==> flow/design.v <==
module alu(
	output reg[16 - 1:0] 		data_out,
	output reg 						  		valid_out,
	output reg							  		cmd_out,
	input [16 - 1:0] 			data_in,
	input 							  			valid_in,
	input 							  			cmd_in,
	output reg 									 	amm_read,
	output reg[8 - 1:0] 		amm_address,
	input [8 - 1:0] 			amm_readdata,
	input 									 			amm_waitrequest,
	input[1:0] 							 			amm_response,
	input clk,
	input rst_n
	);
	localparam ST_READ_HEAD = 3'h0, ST_READ_PAYLOAD = 3'h1, ST_DECODE = 3'h2, ST_OP_CODE = 3'h3,
	           ST_ERROR = 3'h4, ST_SEND = 3'h5, ST_SEND2 = 3'h6;
	reg[7:0] date[63:0];
	reg      is_addr[63:0];
	reg[5:0] numar_val;
	reg[5:0] i;
	reg[3:0] operatie;
	reg[2:0] state;
	reg[11:0] rez;
	reg       err;
	wire[5:0] last = numar_val - 6'd1;
	wire[7:0] cur  = date[i];
	reg[11:0] rez_next;
	reg       op_err;
	always @(*) begin
		rez_next = rez;
		op_err   = 1'b0;
		case(operatie)
			4'd0: rez_next = rez + {4'h0, cur};
			4'd1: rez_next = (i == 6'd0) ? {4'h0, cur} : (rez & {4'h0, cur});
			4'd2: rez_next = rez | {4'h0, cur};
			4'd3: rez_next = rez ^ {4'h0, cur};
			4'd4: if(numar_val == 6'd1) rez_next = {4'h0, ~cur}; else op_err = 1'b1;
			4'd5: if(numar_val == 6'd1) rez_next = {4'h0, cur} + 12'd1; else op_err = 1'b1;
			4'd6: if(numar_val == 6'd1) rez_next = {4'h0, cur} - 12'd1; else op_err = 1'b1;
			4'd7: if(numar_val == 6'd1) rez_next = {4'h0, 8'd0 - cur}; else op_err = 1'b1;
			4'd8: if(numar_val == 6'd2) rez_next = {4'h0, date[0] >> date[1]}; else op_err = 1'b1;
			4'd9: if(numar_val == 6'd2) rez_next = {4'h0, date[0] << date[1]}; else op_err = 1'b1;
			default: op_err = 1'b1;
		endcase
	end
	always @(posedge clk) begin
		if(!rst_n) begin
			state     <= ST_READ_HEAD;
			valid_out <= 1'b0;
			cmd_out   <= 1'b0;
			data_out  <= 0;
			amm_read  <= 1'b0;
			amm_address <= 0;
			i         <= 0;
			numar_val <= 0;
			operatie  <= 0;
			rez       <= 0;
			err       <= 1'b0;
		end
		else begin
			case(state)
				ST_READ_HEAD: begin
					valid_out <= 1'b0;
					cmd_out   <= 1'b0;
					i         <= 0;
					err       <= 1'b0;
					if(valid_in && cmd_in) begin
						numar_val <= data_in[5:0];
						operatie  <= data_in[11:8];
						if(data_in[5:0] == 6'd0)
							state <= ST_ERROR;
						else
							state <= ST_READ_PAYLOAD;
					end
				end
				ST_READ_PAYLOAD: begin
					if(valid_in) begin
						date[i]    <= data_in[7:0];
						is_addr[i] <= data_in[8];
						i <= i + 6'd1;
						if(i == last) begin
							i     <= 0;
							state <= ST_DECODE;
						end
					end
				end
				ST_DECODE: begin  
					if(is_addr[i]) begin
						if(!amm_read) begin
							amm_read    <= 1'b1;
							amm_address <= cur;
						end
						else if(!amm_waitrequest) begin
							amm_read <= 1'b0;
							if(amm_response != 2'b00)
								state <= ST_ERROR;
							else begin
								date[i]    <= amm_readdata;
								is_addr[i] <= 1'b0;
								i <= i + 6'd1;
								if(i == last) begin
									i     <= 0;
									rez   <= 0;
									state <= ST_OP_CODE;
								end
							end
						end
					end
					else begin
						i <= i + 6'd1;
						if(i == last) begin
							i     <= 0;
							rez   <= 0;
							state <= ST_OP_CODE;
						end
					end
				end
				ST_OP_CODE: begin  
					rez <= rez_next;
					i   <= i + 6'd1;
					if(op_err)
						state <= ST_ERROR;
					else if(i == last)
						state <= ST_SEND;
				end
				ST_ERROR: begin
					rez   <= 12'hbad;
					err   <= 1'b1;
					state <= ST_SEND;
				end
				ST_SEND: begin
					data_out  <= {11'h0, err, operatie};
					valid_out <= 1'b1;
					cmd_out   <= 1'b1;
					state     <= ST_SEND2;
				end
				ST_SEND2: begin
					data_out <= {4'h0, rez};
					cmd_out  <= 1'b0;
					state    <= ST_READ_HEAD;
				end
				default: state <= ST_READ_HEAD;
			endcase
		end
	end
endmodule
# Step by step through the tools: alu
# Tool output for the design above, in the order of the flow.
# Line numbers count from 1 in the design file above.
# A cell with -- has no value.
[setup] design="alu" clock="clk" lib="sky130hd" pvt_corner="tt_025C_1v80"

# After elaboration
# Counts by Yosys on the flattened word-level netlist (proc, flatten, opt, wreduce; memories kept). Print and check cells are left out.
# Yosys's memory passes give these memory sizes; they may raise the number of words (mostly to a power of two), join words into wider ones and drop unused or constant bits.
[bits] register_bits=59 ramBits=576 memories=2 out_inout_bits=27 wordCells=151
[classes] n_addsub=6 equal=32 n_shift=2 n_mux=69 bitwise=7 reduce_and_logical=22
[mem_list] name="date" size=64 width=8 line=18 source="reg[7:0] date[63:0];"
[mem_list] name="is_addr" size=64 width=1 line=19 source="reg is_addr[63:0];"
[op_table] op="12-bit 2-to-1 mux" n=12
[op_table] op="12-bit parallel mux with 10-bit select" n=1
[op_table] op="8-bit 2-to-1 mux" n=10
[op_table] op="6-bit 2-to-1 mux" n=10
[op_table] op="12-bit parallel mux with 3-bit select" n=1
[op_table] op="3-bit 2-to-1 mux" n=11
[op_table] op="16-bit parallel mux with 2-bit select" n=1
[op_table] op="3-bit != test with constant B" n=9
[op_table] op="6-bit parallel mux with 4-bit select" n=1
[op_table] op="3-bit parallel mux with 6-bit select" n=1
[op_table] op="1-bit 2-to-1 mux" n=17
[op_table] op="4-bit by 3-bit equality test with 1-bit output with constant B" n=4
[op_table] op="12-bit by 8-bit adder with 12-bit output" n=1
[op_table] op="12-bit by 8-bit AND with 12-bit output" n=1
[op_table] op="12-bit by 8-bit OR with 12-bit output" n=1
[op_table] op="12-bit by 8-bit XOR with 12-bit output" n=1
[op_table] op="6-bit zero test" n=2
[op_table] op="11-bit by 1-bit != test with 1-bit output with constant B" n=1
[op_table] op="11-bit AND reduction" n=1
[op_table] op="2-bit nonzero test" n=5
[op_table] op="3-bit equality test with constant B" n=3
[op_table] op="8-bit by 1-bit adder with 9-bit output with constant B" n=1
[op_table] op="8-bit by 1-bit subtractor with 9-bit output with constant B" n=1
[op_table] op="1-bit by 8-bit subtractor with 8-bit output with constant A" n=1
[op_table] op="4-bit by 2-bit equality test with 1-bit output with constant B" n=2
[op_table] op="4-bit equality test with constant B" n=2
[op_table] op="4-bit OR reduction" n=2
[op_table] op="8-bit by 8-bit << shifter with 8-bit output" n=1
# Not listed: further kinds 26, cells in them 34.

# Longest topological paths
# Depth = most cells in a row (Yosys ltp): at word level without a register or memory, in the mapped netlist without a sequential cell, where the memories' decode and read muxes count.
[logic_depth] depth_word=10 ABC_AREA=0 mapped_depth=23 ltp_nobuf=16

# Netlist
# Yosys stat after the flow's synthesis: flattened, memories mapped to cells. It holds for the ABC_AREA given above (unset counts as 0); a run with the other value may have another netlist.
# The area totals of this step are shown rounded.
[mapped] cells=1709 synth_area_um2=27700 ffs=641 buf_cells=108
[by_type] type="sky130_fd_sc_hd__edfxtp_1" n=576 area_total_um2=1.73E+04
[by_type] type="sky130_fd_sc_hd__mux4_2" n=112 area_total_um2=2.52E+03
[by_type] type="sky130_fd_sc_hd__dfxtp_1" n=65 area_total_um2=1.3E+03
[by_type] type="sky130_fd_sc_hd__mux4_1" n=28 area_total_um2=735.706
[by_type] type="sky130_fd_sc_hd__mux2i_1" n=61 area_total_um2=610.586
[by_type] type="sky130_fd_sc_hd__nor2_1" n=137 area_total_um2=514.243
[by_type] type="sky130_fd_sc_hd__a21oi_1" n=80 area_total_um2=400.384
[by_type] type="sky130_fd_sc_hd__nand2_1" n=78 area_total_um2=292.781
[by_type] type="sky130_fd_sc_hd__ha_1" n=23 area_total_um2=287.776
[by_type] type="sky130_fd_sc_hd__mux2_2" n=24 area_total_um2=270.259
[by_type] type="sky130_fd_sc_hd__a211oi_1" n=33 area_total_um2=247.738
[by_type] type="sky130_fd_sc_hd__o21ai_0" n=43 area_total_um2=215.206
[by_type] type="sky130_fd_sc_hd__clkbuf_1" n=54 area_total_um2=202.694
[by_type] type="sky130_fd_sc_hd__xnor2_1" n=20 area_total_um2=175.168
[by_type] type="sky130_fd_sc_hd__buf_4" n=22 area_total_um2=165.158
[by_type] type="sky130_fd_sc_hd__nor2b_1" n=22 area_total_um2=137.632
[by_type] type="sky130_fd_sc_hd__o22ai_1" n=22 area_total_um2=137.632
[by_type] type="sky130_fd_sc_hd__inv_1" n=35 area_total_um2=131.376
# Not listed: further types 68, cells in them 274.

# Path before layout
# Source: OpenSTA report_checks on the synthesized netlist (no wires, ideal clock, input and output delay 20% of the period each), path of least setup slack; recovery checks are left aside. Register names are those of the netlist, which keeps one name where synthesis merged equal registers.
[synth_path] path_kind="reg-to-reg" startpoint="register (name not given)" endpoint="register rez[8]" clock_period_ns=5.0 arrival_ns=4.422 setup_slack_ns=0.462 path_delay_ns=4.538 path_stages=23 path_buffers=6 period_less_setup_slack_ns=4.538
# "path_delay_ns" is the arrival time less input delay plus setup time.
# "path_stages" counts driving pins, that of a launching flip-flop among them; a cell with two outputs on the path counts twice.
# "period_less_setup_slack_ns" is the clock period less the worst setup slack; recovery checks do not enter. This is arithmetic on one report: input and output delays are still those of the set period (20% each).
# A register here has more assigning lines than the two given.
[synth_between] path_cell_list="sky130_fd_sc_hd__dfxtp_1 > sky130_fd_sc_hd__buf_6 > sky130_fd_sc_hd__buf_12 > sky130_fd_sc_hd__buf_12 > sky130_fd_sc_hd__buf_12 > sky130_fd_sc_hd__buf_6 > sky130_fd_sc_hd__buf_4 > sky130_fd_sc_hd__mux4_2 > sky130_fd_sc_hd__a22oi_1 > sky130_fd_sc_hd__nand4_1 > sky130_fd_sc_hd__a211oi_4 > sky130_fd_sc_hd__inv_1 > sky130_fd_sc_hd__ha_1 > sky130_fd_sc_hd__fa_1 > sky130_fd_sc_hd__a21o_1 > sky130_fd_sc_hd__a21oi_1 > sky130_fd_sc_hd__o21bai_1 > sky130_fd_sc_hd__a21oi_1 > sky130_fd_sc_hd__o21ai_0 > sky130_fd_sc_hd__xnor2_1 > sky130_fd_sc_hd__nor3_1 > sky130_fd_sc_hd__o21ai_0 > sky130_fd_sc_hd__and3_1"
[synth_lines] item="to (assign)" line=58 source="rez <= 0;"
[synth_lines] item="to (assign)" line=120 source="rez <= rez_next;"
[synth_lines] item="to (decl)" line=24 source="reg[11:0] rez;"
# Chain of elaborated cells between the ends: none given.

# Timing after layout
# From the final timing report of run 1: the path of least setup slack in the routed layout; clock arrival at registers is part of the times.
[layout_path] path_kind="reg-to-reg" startpoint="register (name not given)" endpoint="register rez[8]" clock_period_ns=3.89 arrival_ns=4.54 setup_slack_ns=-0.14 path_stages=20 path_buffers=3
# A register here has more assigning lines than the two given.
[layout_between] path_cell_list="sky130_fd_sc_hd__dfxtp_4 > sky130_fd_sc_hd__buf_12 > sky130_fd_sc_hd__bufbuf_16 > sky130_fd_sc_hd__mux4_2 > sky130_fd_sc_hd__o22ai_1 > sky130_fd_sc_hd__buf_4 > sky130_fd_sc_hd__nor4_1 > sky130_fd_sc_hd__a211oi_4 > sky130_fd_sc_hd__inv_2 > sky130_fd_sc_hd__ha_4 > sky130_fd_sc_hd__fa_2 > sky130_fd_sc_hd__a21o_1 > sky130_fd_sc_hd__a21oi_2 > sky130_fd_sc_hd__o21bai_1 > sky130_fd_sc_hd__a21oi_2 > sky130_fd_sc_hd__o21ai_2 > sky130_fd_sc_hd__xnor2_1 > sky130_fd_sc_hd__nor3_1 > sky130_fd_sc_hd__o21ai_1 > sky130_fd_sc_hd__and3_1"
[layout_lines] item="to (assign)" line=58 source="rez <= 0;"
[layout_lines] item="to (assign)" line=120 source="rez <= rez_next;"
[layout_lines] item="to (decl)" line=24 source="reg[11:0] rez;"
# Chain of elaborated cells between the ends: none given.

# Below are 4 stored runs of the flow (Yosys, OpenROAD; platform sky130hd) on alu, each with its settings and what was measured, unordered. Constraints: input delay and output delay 20% of the set period each, output load 0.01 pF.
# "achieved_clock_period_ns": clock period set for the run, less the worst setup slack. It is reckoned from that one timing run; input and output delays stay at 20% of the period that was set.
# "timing.worst_path_ns" = time allowed to the worst setup path (clock period - input delay - output delay, where it has them) - its slack; a late launch clock adds to it, a late capture clock takes from it.
# By "total_power_mw" is meant OpenSTA's value without simulated activity: inputs other than the clock are taken to toggle once in ten clock periods, and the tool carries that through the logic.
# The results are shown rounded.
run="run 1" settings CORE_UTILIZATION=40 period_ns=3.89 CAP_MARGIN=20 CORE_MARGIN=2 SLEW_MARGIN=20
run="run 1" results timing.worst_path_ns=4.03 worstPathKind="reg-to-reg" layout_utilization_pct=50.3 dieArea_um2=71400 fin_ws_ns=-0.143 total_power_mw=14.6 final_cell_area_um2=34500 setup_tns_ns=-0.428 timing.hold.ws_ns=0.499 synthesis_area_um2=27700 achieved_clock_period_ns=4.033
run="run 2" settings CORE_UTILIZATION=40 SETUP_SLACK_MARGIN=0.44 period_ns=4.78 CAP_MARGIN=20 CORE_MARGIN=2 SLEW_MARGIN=20
run="run 2" results fin_ws_ns=0.441 synthesis_area_um2=27700 achieved_clock_period_ns=4.339 timing.worst_path_ns=4.34 worstPathKind="reg-to-reg" layout_utilization_pct=47.5 dieArea_um2=71400 final_cell_area_um2=32600 total_power_mw=11.6 timing.hold.ws_ns=0.492 setup_tns_ns=0.000
run="run 3" settings CORE_UTILIZATION=21 period_ns=4.78 CAP_MARGIN=20 CORE_MARGIN=2 SLEW_MARGIN=20
run="run 3" results synthesis_area_um2=27700 achieved_clock_period_ns=4.506 final_cell_area_um2=33100 timing.worst_path_ns=4.51 worstPathKind="reg-to-reg" fin_ws_ns=0.274 layout_utilization_pct=25.3 timing.hold.ws_ns=0.491 setup_tns_ns=0.000 total_power_mw=11.5 dieArea_um2=135000
run="run 4" settings ABC_AREA=0 CAP_MARGIN=20 CELL_PAD_IN_SITES_DETAIL_PLACEMENT=0 CELL_PAD_IN_SITES_GLOBAL_PLACEMENT=2 CORE_UTILIZATION=19 GPL_ROUTABILITY_DRIVEN=0 GPL_TIMING_DRIVEN=0 PLACE_DENSITY_LB_ADDON=0.26 SETUP_SLACK_MARGIN=0.48 SLEW_MARGIN=40 TNS_END_PERCENT=100 period_ns=5.33 CORE_MARGIN=2
run="run 4" results achieved_clock_period_ns=4.871 setup_tns_ns=0.000 layout_utilization_pct=23.8 fin_ws_ns=0.459 timing.worst_path_ns=4.87 worstPathKind="reg-to-reg" timing.hold.ws_ns=0.491 dieArea_um2=149000 total_power_mw=11.5 synthesis_area_um2=27700 final_cell_area_um2=34500
